==> flow/design.v <==
module AudDSP (
    input i_rst_n,
    input i_clk,
    input i_start,  
    input i_pause,  
    input [2:0] i_speed,
    input i_is_slow,
    input i_slow_mode,
    input i_daclrck,                
    input signed [15:0] i_sram_data,
    input [19:0] i_sram_stop_addr,  
    output signed [15:0] o_dac_data,
    output o_en,                    
    output o_is_pause,
    output [19:0] o_sram_addr
);
    localparam S_IDLE = 0;
    localparam S_PAUSE = 1;
    localparam S_PLAY = 2;
    localparam S_EMPTY = 3;
    reg [2:0] state_r, state_w;
    reg is_pause_r, is_pause_w;
    reg is_slow_r, is_slow_w;
    reg slow_mode_r, slow_mode_w;
    reg [2:0] speed_r, speed_w;
    reg [3:0] slow_counter_r, slow_counter_w;
    reg [1:0] get_data_counter_r, get_data_counter_w;
    reg [19:0] addr_r, addr_w;
    reg signed [15:0] sram_data_r, sram_data_w, sram_data_next_r, sram_data_next_w;
    reg [15:0] o_data_r, o_data_w;
    assign o_en = !i_daclrck;
    assign o_dac_data = o_data_r;
    assign o_sram_addr = addr_r;
    assign o_is_pause = is_pause_r;
    always @(*) begin
        state_w = state_r;
        case(state_r)
            S_IDLE: begin
                if(i_start)         state_w = S_PAUSE;
                else                state_w = S_IDLE;
            end
            S_PAUSE: begin
                if(!is_pause_r)     state_w = S_PLAY;
                else                state_w = S_PAUSE;
            end
            S_PLAY: begin
                if(is_pause_r)      state_w = S_PAUSE;
                else begin
                    if(!i_daclrck)  state_w = S_EMPTY;
                    else            state_w = S_PLAY;
                end
            end
            S_EMPTY: begin
                if(is_pause_r)      state_w = S_PAUSE;
                else begin
                    if(!i_daclrck)  state_w = S_EMPTY;
                    else            state_w = S_PLAY;
                end
            end
        endcase
    end
    always @(*) begin
        slow_counter_w = slow_counter_r;
        case(state_r)
            S_IDLE:     slow_counter_w = 0;
            S_PAUSE:    slow_counter_w = 0;
            S_PLAY: begin
                if(is_slow_r && !is_pause_r && i_daclrck) begin
                    if(slow_counter_r == speed_r)   slow_counter_w = 0;
                    else                            slow_counter_w = slow_counter_r + 1;
                end
            end
        endcase
    end
    always @(*) begin
        get_data_counter_w = get_data_counter_r;
        case(state_r)
            S_IDLE:     get_data_counter_w = 0;
            S_PAUSE:    get_data_counter_w = 0;
            S_PLAY: begin
                if(get_data_counter_r < 3)  get_data_counter_w = get_data_counter_r + 1;
            end
            S_EMPTY:    get_data_counter_w = 0;
        endcase
    end
    always @(*) begin
        is_pause_w = is_pause_r;
        case(state_r)
            S_IDLE:                 is_pause_w = 1;
            S_PAUSE: if(i_pause)    is_pause_w = 0;
            S_PLAY:  if(i_pause)    is_pause_w = 1;
            S_EMPTY: if(i_pause)    is_pause_w = 1;
        endcase
    end
    always @(*) begin
        is_slow_w = is_slow_r;
        slow_mode_w = slow_mode_r;
        speed_w = speed_r;
        case(state_r)
            S_IDLE: begin
                is_slow_w = 0;
                slow_mode_w = 0;
                speed_w = 0;
            end
            S_PAUSE: begin
                is_slow_w = i_is_slow;
                slow_mode_w = i_slow_mode;
                speed_w = i_speed;
            end
            S_PLAY: begin
                is_slow_w = is_slow_r;
                slow_mode_w = slow_mode_r;
                speed_w = speed_r;
            end
            S_EMPTY: begin
                is_slow_w = i_is_slow;
                slow_mode_w = i_slow_mode;
                speed_w = i_speed;
            end
        endcase
    end
    reg [20:0] temp_addr;      
    always @(*) begin
        addr_w = addr_r;
        temp_addr = addr_r;
        case(state_r)
            S_IDLE:     temp_addr = 0;
            S_PLAY: begin
                if(get_data_counter_r == 0) begin
                    if(is_slow_r) begin
                        if(slow_counter_r == 0)     temp_addr = addr_r + 1;
                    end
                    else                            temp_addr = addr_r + speed_r + 1;
                end
            end
        endcase
        if(temp_addr > i_sram_stop_addr)    addr_w = 0;
        else                                addr_w = temp_addr;
    end
    always @(*) begin
        sram_data_w = sram_data_r;
        sram_data_next_w = sram_data_next_r;
        case(state_r)
            S_IDLE: begin
                sram_data_w = 0;
                sram_data_next_w = 0;
            end
            S_PAUSE: begin
                sram_data_next_w = i_sram_data;
            end
            S_PLAY: begin
                if(get_data_counter_r == 2) begin
                    if(is_slow_r)begin           
                        if(slow_counter_r == 0) begin
                            sram_data_w = sram_data_next_r;
                            sram_data_next_w = i_sram_data;
                        end
                    end
                    else begin                   
                        sram_data_w = sram_data_next_r;
                        sram_data_next_w = i_sram_data;
                    end
                end
            end
        endcase
    end
    reg signed [16:0] diff;
    reg signed [20:0] diff_counter_prod;
    reg signed [20:0] diff_counter_prod_div_speed;
    always @(*) begin
        o_data_w = o_data_r;
        diff = 0;
        diff_counter_prod = 0;
        diff_counter_prod_div_speed = 0;
        case(state_r)
            S_IDLE: o_data_w = 0;
            S_PLAY: begin
                if(get_data_counter_r == 3) begin
                    if(is_slow_r) begin
                        if(slow_mode_r) begin
                            diff = $signed(sram_data_next_r) - $signed(sram_data_r);
                            diff_counter_prod = $signed(diff) * $signed({1'b0, slow_counter_r});
                            diff_counter_prod_div_speed = $signed($signed(diff_counter_prod) / $signed({1'b0, speed_r + 1}));
                            o_data_w = $signed($signed(sram_data_r) + $signed(diff_counter_prod_div_speed));
                        end
                        else o_data_w = sram_data_r;
                    end
                    else o_data_w = sram_data_r;
                end
            end
        endcase
    end
    always_ff @(posedge i_clk or negedge i_rst_n) begin
        if(!i_rst_n) begin
            state_r <= S_IDLE;
            is_pause_r <= 1;
            addr_r <= 0;
            speed_r <= 0;
            o_data_r <= 0;
            is_slow_r <= 0;
            slow_mode_r <= 0;
            sram_data_r <= 0;
            slow_counter_r <= 0;
            sram_data_next_r <= 0;
            get_data_counter_r <= 0;
        end
        else begin
            state_r <= state_w;
            is_pause_r <= is_pause_w;
            addr_r <= addr_w;
            speed_r <= i_speed;
            o_data_r <= o_data_w;
            is_slow_r <= i_is_slow;
            slow_mode_r <= i_slow_mode;
            sram_data_r <= sram_data_w;
            slow_counter_r <= slow_counter_w;
            sram_data_next_r <= sram_data_next_w;
            get_data_counter_r <= get_data_counter_w;
        end
    end
endmodule
Tool chain data of AudDSP
The steps from the RTL of AudDSP to its reports follow in flow order.
Line numbers count from 1 in the design file above.
Operators carry their Yosys type and port widths (W data, S select, Z words).
Cell names lack the library's common part.
{"block": "design", "top": "AudDSP", "clk_port": "i_clk", "cell_library": "sky130hd", "pvt_corner": "tt_025C_1v80"}

Word level
Source: Yosys, flattened and elaborated, memories not mapped. Widths are those after wreduce. Registers that Yosys merges into a memory's read port (data or address) are not register bits. Print and check cells do not count. Equal cells are merged and count once.
{"block": "word_totals", "register_bits": 83, "in_bits": 46, "output_inout_bits": 38, "word_cells": 87}
{"block": "op_classes", "addsub": 8, "n_mul": 1, "div": 1, "n_cmp": 2, "equal": 13, "mux": 30, "n_reduce_logical": 21}
{"block": "op_table", "operator": "$div A33 B33 Y33", "n": 1}
{"block": "op_table", "operator": "$mux W16", "n": 9}
{"block": "op_table", "operator": "$mul A17 B5 Y21", "n": 1}
{"block": "op_table", "operator": "$pmux W16 S2", "n": 2}
{"block": "op_table", "operator": "$mux W21", "n": 3}
{"block": "op_table", "operator": "$pmux W16 S3", "n": 1}
{"block": "op_table", "operator": "$pmux W21 S2", "n": 1}
{"block": "op_table", "operator": "$add A20 B1 Y21 const B", "n": 1}
{"block": "op_table", "operator": "$add A20 B3 Y21", "n": 1}
{"block": "op_table", "operator": "$add A21 B1 Y21 const B", "n": 1}
{"block": "op_table", "operator": "$gt A21 B20 Y1", "n": 1}
{"block": "op_table", "operator": "$mux W20", "n": 1}
{"block": "op_table", "operator": "$sub A16 B16 Y17", "n": 1}
{"block": "op_table", "operator": "$add A16 B16 Y16", "n": 1}
{"block": "op_table", "operator": "$ne A2 B2 Y1 const B", "n": 5}
{"block": "op_table", "operator": "$reduce_and A3 Y1", "n": 3}
{"block": "op_table", "operator": "$pmux W3 S3", "n": 1}
{"block": "op_table", "operator": "$pmux W4 S2", "n": 1}
{"block": "op_table", "operator": "$mux W4", "n": 2}
{"block": "op_table", "operator": "$reduce_and A2 Y1", "n": 3}
{"block": "op_table", "operator": "$reduce_bool A2 Y1", "n": 3}
{"block": "op_table", "operator": "$eq A3 B2 Y1 const B", "n": 2}
{"block": "op_table", "operator": "$mux W2", "n": 3}
{"block": "op_table", "operator": "$eq A2 B2 Y1 const B", "n": 2}
{"block": "op_table", "operator": "$reduce_or A2 Y1", "n": 2}
{"block": "op_table", "operator": "$add A3 B1 Y4 const B", "n": 1}
{"block": "op_table", "operator": "$add A4 B1 Y4 const B", "n": 1}
{"block": "op_table", "operator": "$eq A4 B3 Y1", "n": 1}
Not listed: further kinds 16, cells in them 21.

Depth
Depth = most cells in a row (Yosys ltp): at word level without a register or memory, in the mapped netlist without a sequential cell, where the memories' decode and read muxes count.
{"block": "depth", "ltp_word": 8, "abc_area": 0, "ltp_mapped": 378, "depth_no_buf": 354}

Synthesis result
Source: synth_stat.txt of the flow (Yosys; design flattened, memories mapped). It holds for the ABC_AREA given above (unset counts as 0); a run with the other value may have another netlist.
{"block": "types", "cell": "ha_1", "n": 230, "type_area_um2": 2877.76}
{"block": "types", "cell": "dfrtp_1", "n": 82, "type_area_um2": 2.05E+03}
{"block": "types", "cell": "xnor2_1", "n": 168, "type_area_um2": 1.47E+03}
{"block": "types", "cell": "nand2_1", "n": 373, "type_area_um2": 1.4E+03}
{"block": "types", "cell": "nor2_1", "n": 356, "type_area_um2": 1.34E+03}
{"block": "types", "cell": "a21oi_1", "n": 237, "type_area_um2": 1.19E+03}
{"block": "types", "cell": "o21ai_0", "n": 172, "type_area_um2": 860.826}
{"block": "types", "cell": "nand3_1", "n": 160, "type_area_um2": 800.768}
{"block": "types", "cell": "and2_1", "n": 126, "type_area_um2": 788.256}
{"block": "types", "cell": "nor3_1", "n": 156, "type_area_um2": 780.749}
{"block": "types", "cell": "xor2_1", "n": 85, "type_area_um2": 744.464}
{"block": "types", "cell": "fa_1", "n": 37, "type_area_um2": 740.71}
{"block": "types", "cell": "inv_1", "n": 192, "type_area_um2": 720.691}
{"block": "types", "cell": "o21a_1", "n": 87, "type_area_um2": 653.126}
{"block": "types", "cell": "a21o_1", "n": 75, "type_area_um2": 563.04}
{"block": "types", "cell": "mux2i_1", "n": 47, "type_area_um2": 470.451}
{"block": "types", "cell": "nand4_1", "n": 70, "type_area_um2": 437.92}
{"block": "types", "cell": "nand2b_1", "n": 68, "type_area_um2": 425.408}
Not listed: further types 133, cells in them 1201.
{"block": "mapped", "mapped_cells": 3922, "mapped_area_um2": 27923.0, "sequential_area_um2": 2104.5, "ff_cells": 84, "buf_cells": 111}

Path before layout
Path of least setup slack by OpenSTA after synthesis, without wires, with an ideal clock, recovery checks aside; 20% of the period is set as input and as output delay. Where synthesis merged equal registers, the netlist keeps one of their names.
{"block": "synth_path", "kind": "reg2reg", "start": "register speed_r[0]", "end": "register o_data_r[15]", "tclk_ns": 100.0, "setup_ns": 0.129, "t_first_pin_ns": 0.000, "arrival_ns": 75.210, "required_ns": 99.871, "path_slack_ns": 24.661, "delay_ns": 75.339, "driving_pins": 354, "n_path_buf": 24, "period_less_setup_slack_ns": 75.339}
"delay_ns" = arrival - input delay + setup time.
"driving_pins": output pins that drive a net of the path, with the launching flip-flop's if there is one; two outputs of one cell count as two.
"period_less_setup_slack_ns" is the clock period less the worst setup slack; recovery checks do not enter. This is arithmetic on one report: input and output delays are still those of the set period (20% each).
Between the ends stands the longest chain of elaborated cells between them, by number of cells; it is not shown to be the way that was timed. Of several equally long chains one is given.
Each line given opens the expression or statement behind the cell; cells for indexed reads and writes are added by Yosys, which also makes memories of some case tables.
{"block": "synth_via", "path_cell_list": "dfrtp_1 > ha_1 > xnor2_1 > ha_1 > o221ai_1 > nor3_1 > or2_2 > ha_1 > a21oi_1 > a21boi_1 > or2_2 > o31ai_1 > inv_1 > ha_1 > a21boi_0 > or2_2 > o32ai_4 > o31ai_1 > [... 318 more ...] > a21o_1 > a21o_1 > a21oi_1 > o21bai_1 > a21oi_1 > o21bai_1 > a21oi_1 > o21bai_1 > a21oi_1 > o21bai_1 > a21oi_1 > o21bai_1 > a21oi_1 > xor2_1 > xnor2_1 > nor2_1 > xnor2_1 > o21ai_1", "elab_chain_len": 7, "cone_cells": 7, "cone_lines": 6, "cone_classes": "add/sub (2); div (1); mux (4)"}
{"block": "synth_rtl", "item": "start: declaration", "line": 25, "source": "reg [2:0] speed_r, speed_w;"}
{"block": "synth_rtl", "item": "start: assignment", "line": 198, "source": "speed_r <= 0;"}
{"block": "synth_rtl", "item": "start: assignment", "line": 211, "source": "speed_r <= i_speed;"}
{"block": "synth_rtl", "item": "$add A3 B1 Y4", "line": 183, "source": "diff_counter_prod_div_speed = $signed($signed(diff_counter_prod) / $signed({1'b0, speed_r + 1}));"}
{"block": "synth_rtl", "item": "$div A33 B33 Y33", "line": 183}
{"block": "synth_rtl", "item": "$add A16 B16 Y16", "line": 184, "source": "o_data_w = $signed($signed(sram_data_r) + $signed(diff_counter_prod_div_speed));"}
{"block": "synth_rtl", "item": "$mux W16", "line": 180, "source": "if(slow_mode_r) begin"}
{"block": "synth_rtl", "item": "$mux W16", "line": 179, "source": "if(is_slow_r) begin"}
{"block": "synth_rtl", "item": "$mux W16", "line": 178, "source": "if(get_data_counter_r == 3) begin"}
{"block": "synth_rtl", "item": "$pmux W16 S2", "line": 175, "source": "case(state_r)"}
{"block": "synth_rtl", "item": "end: assignment", "line": 199, "source": "o_data_r <= 0;"}
{"block": "synth_rtl", "item": "end: assignment", "line": 212, "source": "o_data_r <= o_data_w;"}
{"block": "synth_rtl", "item": "end: declaration", "line": 30, "source": "reg [15:0] o_data_r, o_data_w;"}

Timing after layout
From the final timing report of run A: the path of least setup slack in the routed layout; clock arrival at registers is part of the times.
{"block": "layout_path", "kind": "reg2reg", "start": "register speed_r[1]", "end": "register o_data_r[15]", "tclk_ns": 100.0, "setup_ns": 0.13, "t_first_pin_ns": 0.34, "arrival_ns": 86.69, "required_ns": 100.20, "path_slack_ns": 13.51, "driving_pins": 330, "n_path_buf": 1}
Between the ends stands the longest chain of elaborated cells between them, by number of cells; it is not shown to be the way that was timed. Of several equally long chains one is given.
{"block": "layout_via", "path_cell_list": "dfrtp_1 > ha_1 > inv_1 > ha_1 > o21a_1 > o221ai_1 > nor3_1 > or2_2 > ha_1 > a21oi_1 > a21boi_1 > or2_2 > o31ai_1 > inv_1 > ha_1 > a21boi_0 > or2_2 > o32ai_4 > [... 294 more ...] > a21o_1 > a21o_1 > a21oi_1 > o21bai_1 > a21oi_1 > o21bai_1 > a21oi_1 > o21bai_1 > a21oi_1 > o21bai_1 > a21oi_1 > o21bai_1 > a21oi_1 > xor2_1 > xnor2_1 > nor2_1 > xnor2_1 > o21ai_1", "elab_chain_len": 7, "cone_cells": 7, "cone_lines": 6, "cone_classes": "add/sub (2); div (1); mux (4)"}
{"block": "layout_rtl", "item": "start: declaration", "line": 25, "source": "reg [2:0] speed_r, speed_w;"}
{"block": "layout_rtl", "item": "start: assignment", "line": 198, "source": "speed_r <= 0;"}
{"block": "layout_rtl", "item": "start: assignment", "line": 211, "source": "speed_r <= i_speed;"}
{"block": "layout_rtl", "item": "$add A3 B1 Y4", "line": 183, "source": "diff_counter_prod_div_speed = $signed($signed(diff_counter_prod) / $signed({1'b0, speed_r + 1}));"}
{"block": "layout_rtl", "item": "$div A33 B33 Y33", "line": 183}
{"block": "layout_rtl", "item": "$add A16 B16 Y16", "line": 184, "source": "o_data_w = $signed($signed(sram_data_r) + $signed(diff_counter_prod_div_speed));"}
{"block": "layout_rtl", "item": "$mux W16", "line": 180, "source": "if(slow_mode_r) begin"}
{"block": "layout_rtl", "item": "$mux W16", "line": 179, "source": "if(is_slow_r) begin"}
{"block": "layout_rtl", "item": "$mux W16", "line": 178, "source": "if(get_data_counter_r == 3) begin"}
{"block": "layout_rtl", "item": "$pmux W16 S2", "line": 175, "source": "case(state_r)"}
{"block": "layout_rtl", "item": "end: assignment", "line": 199, "source": "o_data_r <= 0;"}
{"block": "layout_rtl", "item": "end: assignment", "line": 212, "source": "o_data_r <= o_data_w;"}
{"block": "layout_rtl", "item": "end: declaration", "line": 30, "source": "reg [15:0] o_data_r, o_data_w;"}

Memo
Re: implementation data of AudDSP

Design AudDSP on sky130hd. What follows are 4 stored runs of the flow, each under its own settings; their order means nothing. The constraints put input and output delay at 20% of the set period each and load the outputs with 0.01 pF.
"timing.achieved_period_ns" = clock period - worst setup slack. The figure is calculated, with input and output delays left at 20% of the set period.
By "timing.worst_path_ns" is meant the share of the clock period that the worst setup path is allowed (20% is reserved at inputs, 20% at outputs), minus its slack. Clock arrival times at its registers enter into it.

Run A
==> flow/run.sh <==
#!/bin/bash
# the make line also repeats the synthesis and layout settings of config.mk as NAME=value (left out here)
make -C /OpenROAD-flow-scripts/flow DESIGN_CONFIG=/design/flow/config.mk WORK_HOME=/design/flow/orfs CLKGATE_MAP_FILE= finish
==> flow/config.mk <==
export PLATFORM = sky130hd
export DESIGN_NAME = AudDSP
export DESIGN_NICKNAME = AudDSP
export VERILOG_FILES = /design/flow/design.v
export SDC_FILE = /design/flow/constraint.sdc
export NUM_CORES = 4
export LEC_CHECK = 0
export CAP_MARGIN = 30
export CORE_MARGIN = 2
export CORE_UTILIZATION = 68
export CTS_CLUSTER_DIAMETER = 43
export GPL_ROUTABILITY_DRIVEN = 0
export MAX_ROUTING_LAYER = met4
export PLACE_DENSITY = 0.54
export SLEW_MARGIN = 20
==> flow/constraint.sdc <==
create_clock -name core_clock -period 100.0 [get_ports {i_clk}]
set_input_delay 20.0000 -clock core_clock [delete_from_list [all_inputs] [get_ports {i_clk}]]
set_output_delay 20.0000 -clock core_clock [all_outputs]
set_load 0.01 [all_outputs]

==> results of run A, as JSON <==
{
  "synth_chip_area_um2": 27923.0,
  "die_footprint_um2": 42700.1,
  "finish.utilization_pct": 72.6,
  "ws_setup_ns": 13.514,
  "tns_ns": 0.000,
  "timing.achieved_period_ns": 86.486,
  "timing.worst_path_ns": 86.49,
  "worst_setup_path_type": "reg2reg"
}

Run B
==> flow/run.sh <==
#!/bin/bash
# the make line also repeats the synthesis and layout settings of config.mk as NAME=value (left out here)
make -C /OpenROAD-flow-scripts/flow DESIGN_CONFIG=/design/flow/config.mk WORK_HOME=/design/flow/orfs CLKGATE_MAP_FILE= finish
==> flow/config.mk <==
export PLATFORM = sky130hd
export DESIGN_NAME = AudDSP
export DESIGN_NICKNAME = AudDSP
export VERILOG_FILES = /design/flow/design.v
export SDC_FILE = /design/flow/constraint.sdc
export NUM_CORES = 4
export LEC_CHECK = 0
export CAP_MARGIN = 20
export CORE_MARGIN = 2
export CORE_UTILIZATION = 40
export SETUP_SLACK_MARGIN = -2.0
export SLEW_MARGIN = 20
==> flow/constraint.sdc <==
create_clock -name core_clock -period 87.7 [get_ports {i_clk}]
set_input_delay 17.5400 -clock core_clock [delete_from_list [all_inputs] [get_ports {i_clk}]]
set_output_delay 17.5400 -clock core_clock [all_outputs]
set_load 0.01 [all_outputs]

==> results of run B, as JSON <==
{
  "synth_chip_area_um2": 27923.0,
  "die_footprint_um2": 71936.6,
  "finish.utilization_pct": 43.8,
  "ws_setup_ns": 5.083,
  "tns_ns": 0.000,
  "timing.achieved_period_ns": 82.617,
  "timing.worst_path_ns": 82.62,
  "worst_setup_path_type": "reg2reg"
}

Run C
==> flow/run.sh <==
#!/bin/bash
# the make line also repeats the synthesis and layout settings of config.mk as NAME=value (left out here)
make -C /OpenROAD-flow-scripts/flow DESIGN_CONFIG=/design/flow/config.mk WORK_HOME=/design/flow/orfs CLKGATE_MAP_FILE= finish
==> flow/config.mk <==
export PLATFORM = sky130hd
export DESIGN_NAME = AudDSP
export DESIGN_NICKNAME = AudDSP
export VERILOG_FILES = /design/flow/design.v
export SDC_FILE = /design/flow/constraint.sdc
export NUM_CORES = 4
export LEC_CHECK = 0
export CAP_MARGIN = 15
export CELL_PAD_IN_SITES_GLOBAL_PLACEMENT = 1
export CORE_MARGIN = 2
export CORE_UTILIZATION = 38
export CTS_CLUSTER_DIAMETER = 62
export CTS_CLUSTER_SIZE = 79
export GPL_ROUTABILITY_DRIVEN = 0
export GPL_TIMING_DRIVEN = 0
export MAX_ROUTING_LAYER = met4
export PLACE_DENSITY_LB_ADDON = 0.13
export SETUP_SLACK_MARGIN = 0.15
export SLEW_MARGIN = 20
==> flow/constraint.sdc <==
create_clock -name core_clock -period 129.0 [get_ports {i_clk}]
set_input_delay 25.8000 -clock core_clock [delete_from_list [all_inputs] [get_ports {i_clk}]]
set_output_delay 25.8000 -clock core_clock [all_outputs]
set_load 0.01 [all_outputs]

==> results of run C, as JSON <==
{
  "synth_chip_area_um2": 27923.0,
  "die_footprint_um2": 75666.3,
  "finish.utilization_pct": 41.8,
  "ws_setup_ns": 34.959,
  "tns_ns": 0.000,
  "timing.achieved_period_ns": 94.041,
  "timing.worst_path_ns": 94.04,
  "worst_setup_path_type": "reg2reg"
}

Run D
==> flow/run.sh <==
#!/bin/bash
# the make line also repeats the synthesis and layout settings of config.mk as NAME=value (left out here)
make -C /OpenROAD-flow-scripts/flow DESIGN_CONFIG=/design/flow/config.mk WORK_HOME=/design/flow/orfs CLKGATE_MAP_FILE= finish
==> flow/config.mk <==
export PLATFORM = sky130hd
export DESIGN_NAME = AudDSP
export DESIGN_NICKNAME = AudDSP
export VERILOG_FILES = /design/flow/design.v
export SDC_FILE = /design/flow/constraint.sdc
export NUM_CORES = 4
export LEC_CHECK = 0
export CAP_MARGIN = 20
export CORE_MARGIN = 2
export CORE_UTILIZATION = 40
export SLEW_MARGIN = 20
==> flow/constraint.sdc <==
create_clock -name core_clock -period 73.7 [get_ports {i_clk}]
set_input_delay 14.7400 -clock core_clock [delete_from_list [all_inputs] [get_ports {i_clk}]]
set_output_delay 14.7400 -clock core_clock [all_outputs]
set_load 0.01 [all_outputs]

==> results of run D, as JSON <==
{
  "synth_chip_area_um2": 27923.0,
  "die_footprint_um2": 71936.6,
  "finish.utilization_pct": 45.9,
  "ws_setup_ns": 4.486,
  "tns_ns": 0.000,
  "timing.achieved_period_ns": 69.214,
  "timing.worst_path_ns": 69.21,
  "worst_setup_path_type": "reg2reg"
}
